==> flow/design.v <==
module segdec(input logic [3:0] in, output logic [6:0] out);
	always_comb
	begin
		case (in)
			4'b0000 :
				out = 7'b0111111;  
			4'b0001 :
				out = 7'b0000110;  
			4'b0010 :
				out = 7'b1011011;  
			4'b0011 :
				out = 7'b1001111;  
			4'b0100 :
				out = 7'b1100110;  
			4'b0101 :
				out = 7'b1101101;  
			4'b0110 :
				out = 7'b1111100;  
			4'b0111 :
				out = 7'b0000111;  
			4'b1000 :
				out = 7'b1111111;  
			4'b1001 :
				out = 7'b1100111;  
			4'b1010 :
				out = 7'b1000000;
			default :
				out = 7'b0000000;
    		endcase
	end
endmodule
module bin_to_bcd(input logic [7:0] in, output logic [3:0][6:0] disp);
logic[3:0] sign_num, units, tens, hundreds;
logic[7:0] num;
logic sign;
always_comb
begin
	sign = in[$high(in)];
	if(sign)  
		num = 0 - in;
	else
		num = in;
	hundreds = num / 100;
	num = num - (hundreds)*100;  
	tens = num / 10;
	num = num - (tens)*10;  
	units = num;
end
always_comb
	if(sign)
		sign_num = 4'hA;
	else
		sign_num = 4'hF;
segdec signdec
(
	.in(sign_num),
	.out(disp[3])
);
segdec hundreddec
(
	.in(hundreds),
	.out(disp[2])
);
segdec tendec
(
	.in(tens),
	.out(disp[1])
);
segdec unitdec
(
	.in(units),
	.out(disp[0])
);
endmodule
module debounce #(parameter int COUNT=500000) (input logic clk, signal_in, output logic signal_out);
logic prev_signal;
int unsigned cnt;
always_ff @(posedge clk)
begin
	if(prev_signal != signal_in)
	begin
		cnt <= 0;  
	end
	else if(cnt >= COUNT)
	begin
		cnt <= 0;  
		signal_out <= signal_in;
	end
	else
	begin
		cnt <= cnt +1;
	end
	prev_signal <= signal_in;
end
endmodule
module read_sm(input logic clk, reset_n, handshake, run, output logic read, done);
enum {HALT, WAIT_1, WAIT_0, DONE} state;
always_ff @(posedge clk, negedge reset_n)
begin
	if(!reset_n)
	begin
		state <= HALT;
		read <= 0;
	end
	else
	begin
		read <= 0;
		unique case(state)
			HALT : if(run) state <= WAIT_1;
			WAIT_1 :
			begin
				if(handshake)
				begin
					state <= WAIT_0;
					read <= '1;  
				end
			end
			WAIT_0 : if(!handshake) state <= DONE;
			DONE : state <= HALT;
		endcase
	end
end
always_comb
	if(state == DONE)
		done = 1;
	else
		done = 0;
endmodule
module sm(input logic clk, input logic [10-1:0] SW, input logic [8-1:0] re_res, im_res, output logic [8-1:0] LED, output logic [8-1:0] re_a, im_a, re_q, im_q);
typedef enum {REAL_A, IMAG_A, REAL_Q, IMAG_Q, DISP_REAL, DISP_IMAG} stateType;
stateType state;
logic reset_n;
logic handshake;
logic [8-1:0] data_in;
always_comb
begin
	reset_n = SW[$high(SW)];
	handshake = SW[$high(SW) -1];
	data_in =  SW[$high(SW) -2 : $low(SW)];
end
logic read_run, read_trigger, read_done;
read_sm re_sm0
(
	.clk(clk),
	.reset_n(reset_n),
	.handshake(handshake),
	.run(read_run),
	.read(read_trigger),
	.done(read_done)
);
always_comb
	read_run = (state == REAL_A) || (state == IMAG_A) || (state == REAL_Q) || (state == IMAG_Q);
always_ff @(posedge clk, negedge reset_n)
begin
	if(!reset_n)
		state <= REAL_A;
	else
	begin
		unique case(state)
			REAL_A: if(read_done) state <= IMAG_A;
			IMAG_A: if(read_done) state <= REAL_Q;
			REAL_Q: if(read_done) state <= IMAG_Q;
			IMAG_Q: if(read_done) state <= DISP_REAL;
			DISP_REAL : if(handshake == 1) state <= DISP_IMAG;
			DISP_IMAG : if(handshake == 0) state <= REAL_A;
		endcase
	end
end
always_ff @(posedge clk)
begin
	if(read_trigger)
	begin
		unique case(state)
			REAL_A: re_a <= data_in;
			IMAG_A: im_a <= data_in;
			REAL_Q: re_q <= data_in;
			IMAG_Q: im_q <= data_in;
			default: ;
		endcase
	end
end
always_comb
begin
	if(state == DISP_REAL)
		LED = re_res;
	else if(state == DISP_IMAG)
		LED = im_res;
	else
		LED = '0;
end
endmodule
module mult(input logic signed [(2*8 -1)-1:0] re_x, im_x, re_y, im_y, output logic signed [2*(2*8 -1)-1:0] re_z, im_z);
logic signed [(2*8 -1)-1:0] a,b,c,d;
always_comb
begin
	a = re_x;
	b = im_x;
	c = re_y;
	d = im_y;
end
logic signed [2*(2*8 -1)-1:0] ac, bd, ad, bc;
always_comb
begin
	ac = a*c;
	bd = b*d;
	ad = a*d;
	bc = b*c;
	re_z = ac - bd;
	im_z = ad + bc;
end
endmodule
module cmplx_mult(
input logic clk,
input logic [10-1:0] switches,
output logic [8-1:0] LED,
output logic [6:0] HEX0,
output logic [6:0] HEX1,
output logic [6:0] HEX2,
output logic [6:0] HEX3,
output logic [6:0] HEX4,
output logic [6:0] HEX5,
output logic [6:0] HEX6,
output logic [6:0] HEX7);
logic [8-1:0] re_a, im_a, re_q, im_q;
logic [8-1:0] re_res, im_res;
logic [10-1:0] SW;
always_comb
	SW[$high(SW)-2:$low(SW)] = switches[$high(switches)-2:$low(switches)];
debounce #(.COUNT(1000)) db0
(
	.clk(clk),
	.signal_in(switches[$high(switches)]),
	.signal_out(SW[$high(SW)])
);
debounce #(.COUNT(1000)) db1
(
	.clk(clk),
	.signal_in(switches[$high(switches)-1]),
	.signal_out(SW[$high(SW)-1])
);
sm sm0 (.*);
logic signed [(2*8 -1)-1:0] re_x, im_x, re_y, im_y;
logic signed [2*(2*8 -1)-1:0] re_z, im_z;
localparam INPUT_SHIFT = (2*8 -1) - 8;
localparam OUTPUT_LOW = 2*INPUT_SHIFT -1;
localparam OUTPUT_HIGH = OUTPUT_LOW + 8 -1;
always_comb
begin
	re_x = $signed(re_a);
	im_x = $signed(im_a);
	re_y = $signed(re_q) << INPUT_SHIFT;
	im_y = $signed(im_q) << INPUT_SHIFT;
	re_res = re_z[OUTPUT_HIGH : OUTPUT_LOW];
	im_res = im_z[OUTPUT_HIGH : OUTPUT_LOW];
end
mult mult0
(.*);
logic [3:0][6:0] sw_hex;
always_comb
begin
	HEX0 = ~ sw_hex[0];  
	HEX1 = ~ sw_hex[1];  
	HEX2 = ~ sw_hex[2];  
	HEX3 = ~ sw_hex[3];  
end
bin_to_bcd sw_disp
(
	.in(SW[7:0]),
	.disp(sw_hex)
);
logic [3:0][6:0] led_hex;
always_comb
begin
	HEX4 = ~ led_hex[0];  
	HEX5 = ~ led_hex[1];  
	HEX6 = ~ led_hex[2];  
	HEX7 = ~ led_hex[3];  
end
bin_to_bcd led_disp
(
	.in(LED),
	.disp(led_hex)
);
endmodule
* Tool chain data of cmplx_mult *
Tool output for the design above, in the order of the flow.
Line numbers count from 1 in the design file above.
Operators: Yosys type, input widths -> output width; for muxes data width and select width s.
A cell with n/a has no value.

set-up
  top module = cmplx_mult
  clock = clk
  cell library = sky130hd
  timing corner = tt_025C_1v80

* After elaboration *
Source: Yosys, flattened and elaborated, memories not mapped. Widths are those after wreduce. Registers that Yosys merges into a memory's read port (data or address) are not register bits. Print and check cells do not count. Equal cells are merged and count once.
Yosys's memory passes give these memory sizes; they may raise the number of words (mostly to a power of two), join words into wider ones and drop unused or constant bits.

storage and ports
  bits in registers = 165
  bits in latches = 0
  memory bits (writable) = 0
  ROM bits = 896
  word width x clocked read ports = 0
  memories kept = 8
  bits of input ports = 11
  output and inout bits = 64
  cells after elaboration = 111

operators by class
  add/subtract/negate cells = 10
  $mul = 8
  divide/modulo/power cells = 4
  magnitude comparators = 2
  equality and inequality tests = 19
  shifts and indexed selects = 0
  mux-type cells = 20
  bitwise operators = 10
  reduce/logical cells = 17

memories
  memory           depth  width  read ports  write ports  line  text
  (no name shown)  16     7      1           0            4     case (in)
  (no name shown)  16     7      1           0            4
  (no name shown)  16     7      1           0            4
  (no name shown)  16     7      1           0            4
  (no name shown)  16     7      1           0            4
  (no name shown)  16     7      1           0            4

Further memories, not shown: 2.

operators with widths
  cell                   number
  $div 8x7->32 const B   2
  $mul 8x8->14           4
  $mux 32                9
  $div 8x4->32 const B   2
  $pmux 32 s6            1
  $eq 32x2->1 const B    4
  $pmux 32 s4            1
  $add 32x1->32 const B  2
  $eq 32x1->1 const B    2
  $ge 32x10->1 const B   2
  $eq 32x3->1 const B    2
  $logic_not 32->1       2
  $not 7->7              8
  $mul 4x5->6 const B    2
  $mux 8                 4
  $mul 4x3->3 const B    2
  $add 21x21->21         1
  $sub 21x21->21         1
  $sub 1x8->8 const A    2
  $ne 2x2->1 const B     8
  $sub 8x8->8            2
  $reduce_and 2->1       6
  $sub 4x4->4            2
  $reduce_and 7->1       1
  $reduce_bool 6->1      1
  $mux 3                 2
  $reduce_or 2->1        2
  $reduce_and 4->1       1

Not listed: further kinds 6, cells in them 12.

* Logic depth *
Yosys ltp: most cells in a row. Word level: on the elaborated netlist, between registers, memories and ports. Mapped: between sequential cells and ports; inverters and the memories' decode and read muxes count.

depth
  depth in word-level cells = 12
  ABC_AREA = 1
  depth in mapped cells = 82
  gate-level depth less buffers = 80

* Netlist *
The flow's flattened synthesis, as Yosys stat reports it; memories are mapped. The netlist is that of the ABC_AREA named above (0 if unset); the other value can give another one.

mapped netlist
  cells in the netlist = 2325
  mapped area = 16878.7 µm²
  sequential part of the area = 2620.0 µm²
  mapped flip-flops = 111
  buffer cells = 65

cell types
  cell type                  number  total area (µm²)
  sky130_fd_sc_hd__fa_1      196     3.92E+03
  sky130_fd_sc_hd__inv_1     676     2.54E+03
  sky130_fd_sc_hd__ha_1      176     2.2E+03
  sky130_fd_sc_hd__nand2_1   562     2.11E+03
  sky130_fd_sc_hd__dfxtp_1   66      1.32E+03
  sky130_fd_sc_hd__edfxtp_1  34      1.02E+03
  sky130_fd_sc_hd__nand3_1   109     545.523
  sky130_fd_sc_hd__nor2_1    94      352.838
  sky130_fd_sc_hd__xor2_1    40      350.336
  sky130_fd_sc_hd__a21oi_1   63      315.302
  sky130_fd_sc_hd__o21ai_0   47      235.226
  sky130_fd_sc_hd__dfrtp_1   9       225.216
  sky130_fd_sc_hd__xnor2_1   23      201.443
  sky130_fd_sc_hd__clkbuf_1  40      150.144
  sky130_fd_sc_hd__buf_4     19      142.637
  sky130_fd_sc_hd__nand2_2   18      112.608
  sky130_fd_sc_hd__nor3_1    19      95.091
  sky130_fd_sc_hd__nand4_1   14      87.584

Other cell types: 35; their cells: 120.

* Worst setup path after synthesis *
OpenSTA on the mapped netlist: ideal clock, no wires. The path of least setup slack (recovery checks aside). Input and output delay are each 20% of the period. Register names are those of the netlist, which keeps one name where synthesis merged equal registers.

path post-synthesis
  path kind = register -> output
  start point = register sm0.re_a[1]
  end point = output port HEX4[5]
  period = 20.0 ns
  external output delay = 4.000 ns
  launch time at the first pin = 0.000 ns
  arrival time = 10.969 ns
  data required time = 16.000 ns
  path slack = 5.031 ns
  delay of the path = 10.969 ns
  stages on the path = 75
  buffers on the path = 2
  synthesis period reached = 14.969 ns

"delay of the path" = arrival - input delay + setup time.
A path that ends at an output port has no setup time.
"stages on the path" counts driving pins, that of a launching flip-flop among them; a cell with two outputs on the path counts twice.
"synthesis period reached" is the clock period less the worst setup slack; recovery checks do not enter. This is arithmetic on one report: input and output delays are still those of the set period (20% each).
Between the ends stands the longest chain of elaborated cells between them, by number of cells; it is not shown to be the way that was timed. Of several equally long chains one is given.
A line is the first line of the expression or statement that the cell stems from. Yosys adds cells for indexed reads and writes and turns some case tables into memories.
A memory read counts as a cell of the chain, while the word-level depth stops at memories.

on the way, post-synthesis
  cell sequence = sky130_fd_sc_hd__edfxtp_1 sky130_fd_sc_hd__clkbuf_1 sky130_fd_sc_hd__clkbuf_1 sky130_fd_sc_hd__nand2_1 sky130_fd_sc_hd__fa_1 sky130_fd_sc_hd__fa_1 sky130_fd_sc_hd__inv_1 sky130_fd_sc_hd__fa_1 sky130_fd_sc_hd__inv_1 sky130_fd_sc_hd__fa_1 sky130_fd_sc_hd__inv_1 sky130_fd_sc_hd__ha_1 sky130_fd_sc_hd__a21oi_1 sky130_fd_sc_hd__o21ai_0 sky130_fd_sc_hd__a21oi_1 sky130_fd_sc_hd__nor2_1 sky130_fd_sc_hd__nor2_1 sky130_fd_sc_hd__o21ai_0 (+39 left out) sky130_fd_sc_hd__nand2_1 sky130_fd_sc_hd__nand3_1 sky130_fd_sc_hd__nand2_1 sky130_fd_sc_hd__nand2_2 sky130_fd_sc_hd__inv_1 sky130_fd_sc_hd__ha_1 sky130_fd_sc_hd__nand2_1 sky130_fd_sc_hd__nand3_2 sky130_fd_sc_hd__nand2_2 sky130_fd_sc_hd__ha_1 sky130_fd_sc_hd__inv_1 sky130_fd_sc_hd__fa_1 sky130_fd_sc_hd__inv_1 sky130_fd_sc_hd__xor2_1 sky130_fd_sc_hd__inv_1 sky130_fd_sc_hd__nand3_1 sky130_fd_sc_hd__nand3_1 sky130_fd_sc_hd__nand2_1
  cells in the longest elaborated chain = 14
  elaborated cells on any way between the ends = 16
  source lines of those cells = 14
  those cells by class = add/sub: 5; mul: 4; div: 2; mux: 3; logic: 1; memory: 1

ends and longest elaborated chain, post-synthesis
  item            line  text
  from (decl)     129   module sm(input logic clk, input logic [10-1:0] SW, input logic [8-1:0] re_res, im_res, output logic [8-1:0] L ...
  from (assign)   174   REAL_A: re_a <= data_in;
  $mul 8x8->14    206   ad = a*d;
  $add 21x21->21  209   im_z = ad + bc;
  $mux 8          186   else if(state == DISP_IMAG)
  $mux 8          184   if(state == DISP_REAL)
  $sub 1x8->8     40    num = 0 - in;
  $mux 8          39    if(sign)
  $div 8x7->32    43    hundreds = num / 100;
  $mul 4x5->6     44    num = num - (hundreds)*100;
  $sub 8x8->8     44
  $div 8x4->32    45    tens = num / 10;
  $mul 4x3->3     46    num = num - (tens)*10;
  $sub 4x4->4     46
  $mem_v2 16x7    4     case (in)
  $not 7->7       274   HEX4 = ~ led_hex[0];
  to (decl)       220   output logic [6:0] HEX4,

Nets of the timed path that keep an RTL name, with a line that drives or declares them; the list need not be complete.

nets with RTL names, path post-synthesis
  net            line  text
  led_disp.sign  184
  HEX7[6]        277   HEX7 = ~ led_hex[3];

* Path in the finished layout *
From the final timing report of flow run A: the path of least setup slack in the routed layout; clock arrival at registers is part of the times.

path post-layout
  path kind = register -> output
  start point = register sm0.re_a[3]
  end point = output port HEX4[5]
  period = 15.7 ns
  external output delay = 3.14 ns
  launch time at the first pin = 0.35 ns
  arrival time = 11.11 ns
  data required time = 12.56 ns
  path slack = 1.45 ns
  stages on the path = 75
  buffers on the path = 11

Between the ends stands the longest chain of elaborated cells between them, by number of cells; it is not shown to be the way that was timed. Of several equally long chains one is given.
A memory read counts as a cell of the chain, while the word-level depth stops at memories.

on the way, post-layout
  cell sequence = sky130_fd_sc_hd__edfxtp_1 sky130_fd_sc_hd__buf_8 sky130_fd_sc_hd__nand2_1 sky130_fd_sc_hd__inv_1 sky130_fd_sc_hd__fa_1 sky130_fd_sc_hd__inv_1 sky130_fd_sc_hd__fa_1 sky130_fd_sc_hd__inv_1 sky130_fd_sc_hd__fa_1 sky130_fd_sc_hd__inv_1 sky130_fd_sc_hd__fa_1 sky130_fd_sc_hd__inv_1 sky130_fd_sc_hd__ha_4 sky130_fd_sc_hd__a21oi_2 sky130_fd_sc_hd__nand2_2 sky130_fd_sc_hd__a21oi_2 sky130_fd_sc_hd__o21bai_2 sky130_fd_sc_hd__nand2_1 (+39 left out) sky130_fd_sc_hd__inv_2 sky130_fd_sc_hd__nand2_2 sky130_fd_sc_hd__nand2_4 sky130_fd_sc_hd__inv_4 sky130_fd_sc_hd__ha_4 sky130_fd_sc_hd__nand2_4 sky130_fd_sc_hd__nand3_4 sky130_fd_sc_hd__nand2_4 sky130_fd_sc_hd__ha_4 sky130_fd_sc_hd__inv_2 sky130_fd_sc_hd__fa_2 sky130_fd_sc_hd__inv_2 sky130_fd_sc_hd__xor2_4 sky130_fd_sc_hd__inv_2 sky130_fd_sc_hd__nand3_4 sky130_fd_sc_hd__nand3_4 sky130_fd_sc_hd__nand2_2 sky130_fd_sc_hd__buf_6
  cells in the longest elaborated chain = 14
  elaborated cells on any way between the ends = 16
  source lines of those cells = 14
  those cells by class = add/sub: 5; mul: 4; div: 2; mux: 3; logic: 1; memory: 1

ends and longest elaborated chain, post-layout
  item            line  text
  from (decl)     129   module sm(input logic clk, input logic [10-1:0] SW, input logic [8-1:0] re_res, im_res, output logic [8-1:0] L ...
  from (assign)   174   REAL_A: re_a <= data_in;
  $mul 8x8->14    206   ad = a*d;
  $add 21x21->21  209   im_z = ad + bc;
  $mux 8          186   else if(state == DISP_IMAG)
  $mux 8          184   if(state == DISP_REAL)
  $sub 1x8->8     40    num = 0 - in;
  $mux 8          39    if(sign)
  $div 8x7->32    43    hundreds = num / 100;
  $mul 4x5->6     44    num = num - (hundreds)*100;
  $sub 8x8->8     44
  $div 8x4->32    45    tens = num / 10;
  $mul 4x3->3     46    num = num - (tens)*10;
  $sub 4x4->4     46
  $mem_v2 16x7    4     case (in)
  $not 7->7       274   HEX4 = ~ led_hex[0];
  to (decl)       220   output logic [6:0] HEX4,

Nets of the timed path that keep an RTL name, with a line that drives or declares them; the list need not be complete.

nets with RTL names, path post-layout
  net            line
  led_disp.sign  184

Appendix: measured runs

Measured results for cmplx_mult: 6 stored runs of the Yosys and OpenROAD flow on sky130hd. The settings differ; the order carries no meaning. The constraints put input and output delay at 20% of the set period each and load the outputs with 0.01 pF.
"time used up by the worst setup path" means the part of the period allowed to the worst setup path (the constraints hold back 20% at inputs and 20% at outputs) less its slack; where the path has registers, the arrival times of their clocks count too.
A setting shown as . is not set for that run.
A result given as . is not shown for that run.

item                                       flow run A          flow run B  flow run C       flow run D       flow run E          flow run F
ABC_AREA                                   1                   1           .                0                0                   .
CORE_MARGIN                                3                   5           2                2                9                   5
CORE_UTILIZATION                           38                  53          40               44               38                  50
GPL_TIMING_DRIVEN                          0                   1           .                .                0                   .
MAX_ROUTING_LAYER                          met5                met5        .                met4             met5                .
PLACE_DENSITY_LB_ADDON                     0.29                .           .                0.2              0.29                0.13
SETUP_SLACK_MARGIN                         4.69                -1.01       .                2.94             0.73                5.0
period_ns                                  15.7                10.9        20.0             20.6             15.7                19.1
CAP_MARGIN                                 20                  15          20               15               25                  20
SLEW_MARGIN                                20                  5           20               20               20                  0
CELL_PAD_IN_SITES_DETAIL_PLACEMENT         .                   1           .                .                .                   .
CELL_PAD_IN_SITES_GLOBAL_PLACEMENT         .                   1           .                0                .                   .
CORE_ASPECT_RATIO                          .                   1.36        .                1.49             1.37                .
CTS_CLUSTER_SIZE                           .                   70          .                13               .                   .
HOLD_SLACK_MARGIN                          .                   0.21        .                0.01             .                   0.29
MIN_ROUTING_LAYER                          .                   met2        .                .                .                   .
PLACE_DENSITY                              .                   0.6         0.6              .                .                   .
GPL_ROUTABILITY_DRIVEN                     .                   .           .                1                .                   0
TNS_END_PERCENT                            .                   .           .                60               5                   .
CTS_CLUSTER_DIAMETER                       .                   .           .                .                .                   91
synthesis area (µm²)                       16878.7             .           16046.6          16046.6          16046.6             16046.6
die outline area (µm²)                     46982.7             .           41734.4          38044.3          50041.4             35775.8
standard-cell area after routing (µm²)     22023.6             .           17505.5          18241.2          19667.6             20965.1
utilization in the final report (%)        50.7                .           44.2             50.6             47.4                66.3
worst setup slack after layout (ns)        1.451               .           1.388            3.392            0.452               3.353
time used up by the worst setup path (ns)  11.11               .           10.61            8.97             12.11               11.93
class of the worst setup path              register -> output  .           input -> output  input -> output  register -> output  register -> output

Flow run B: did not finish, clock tree synthesis stopped with DPL-0033
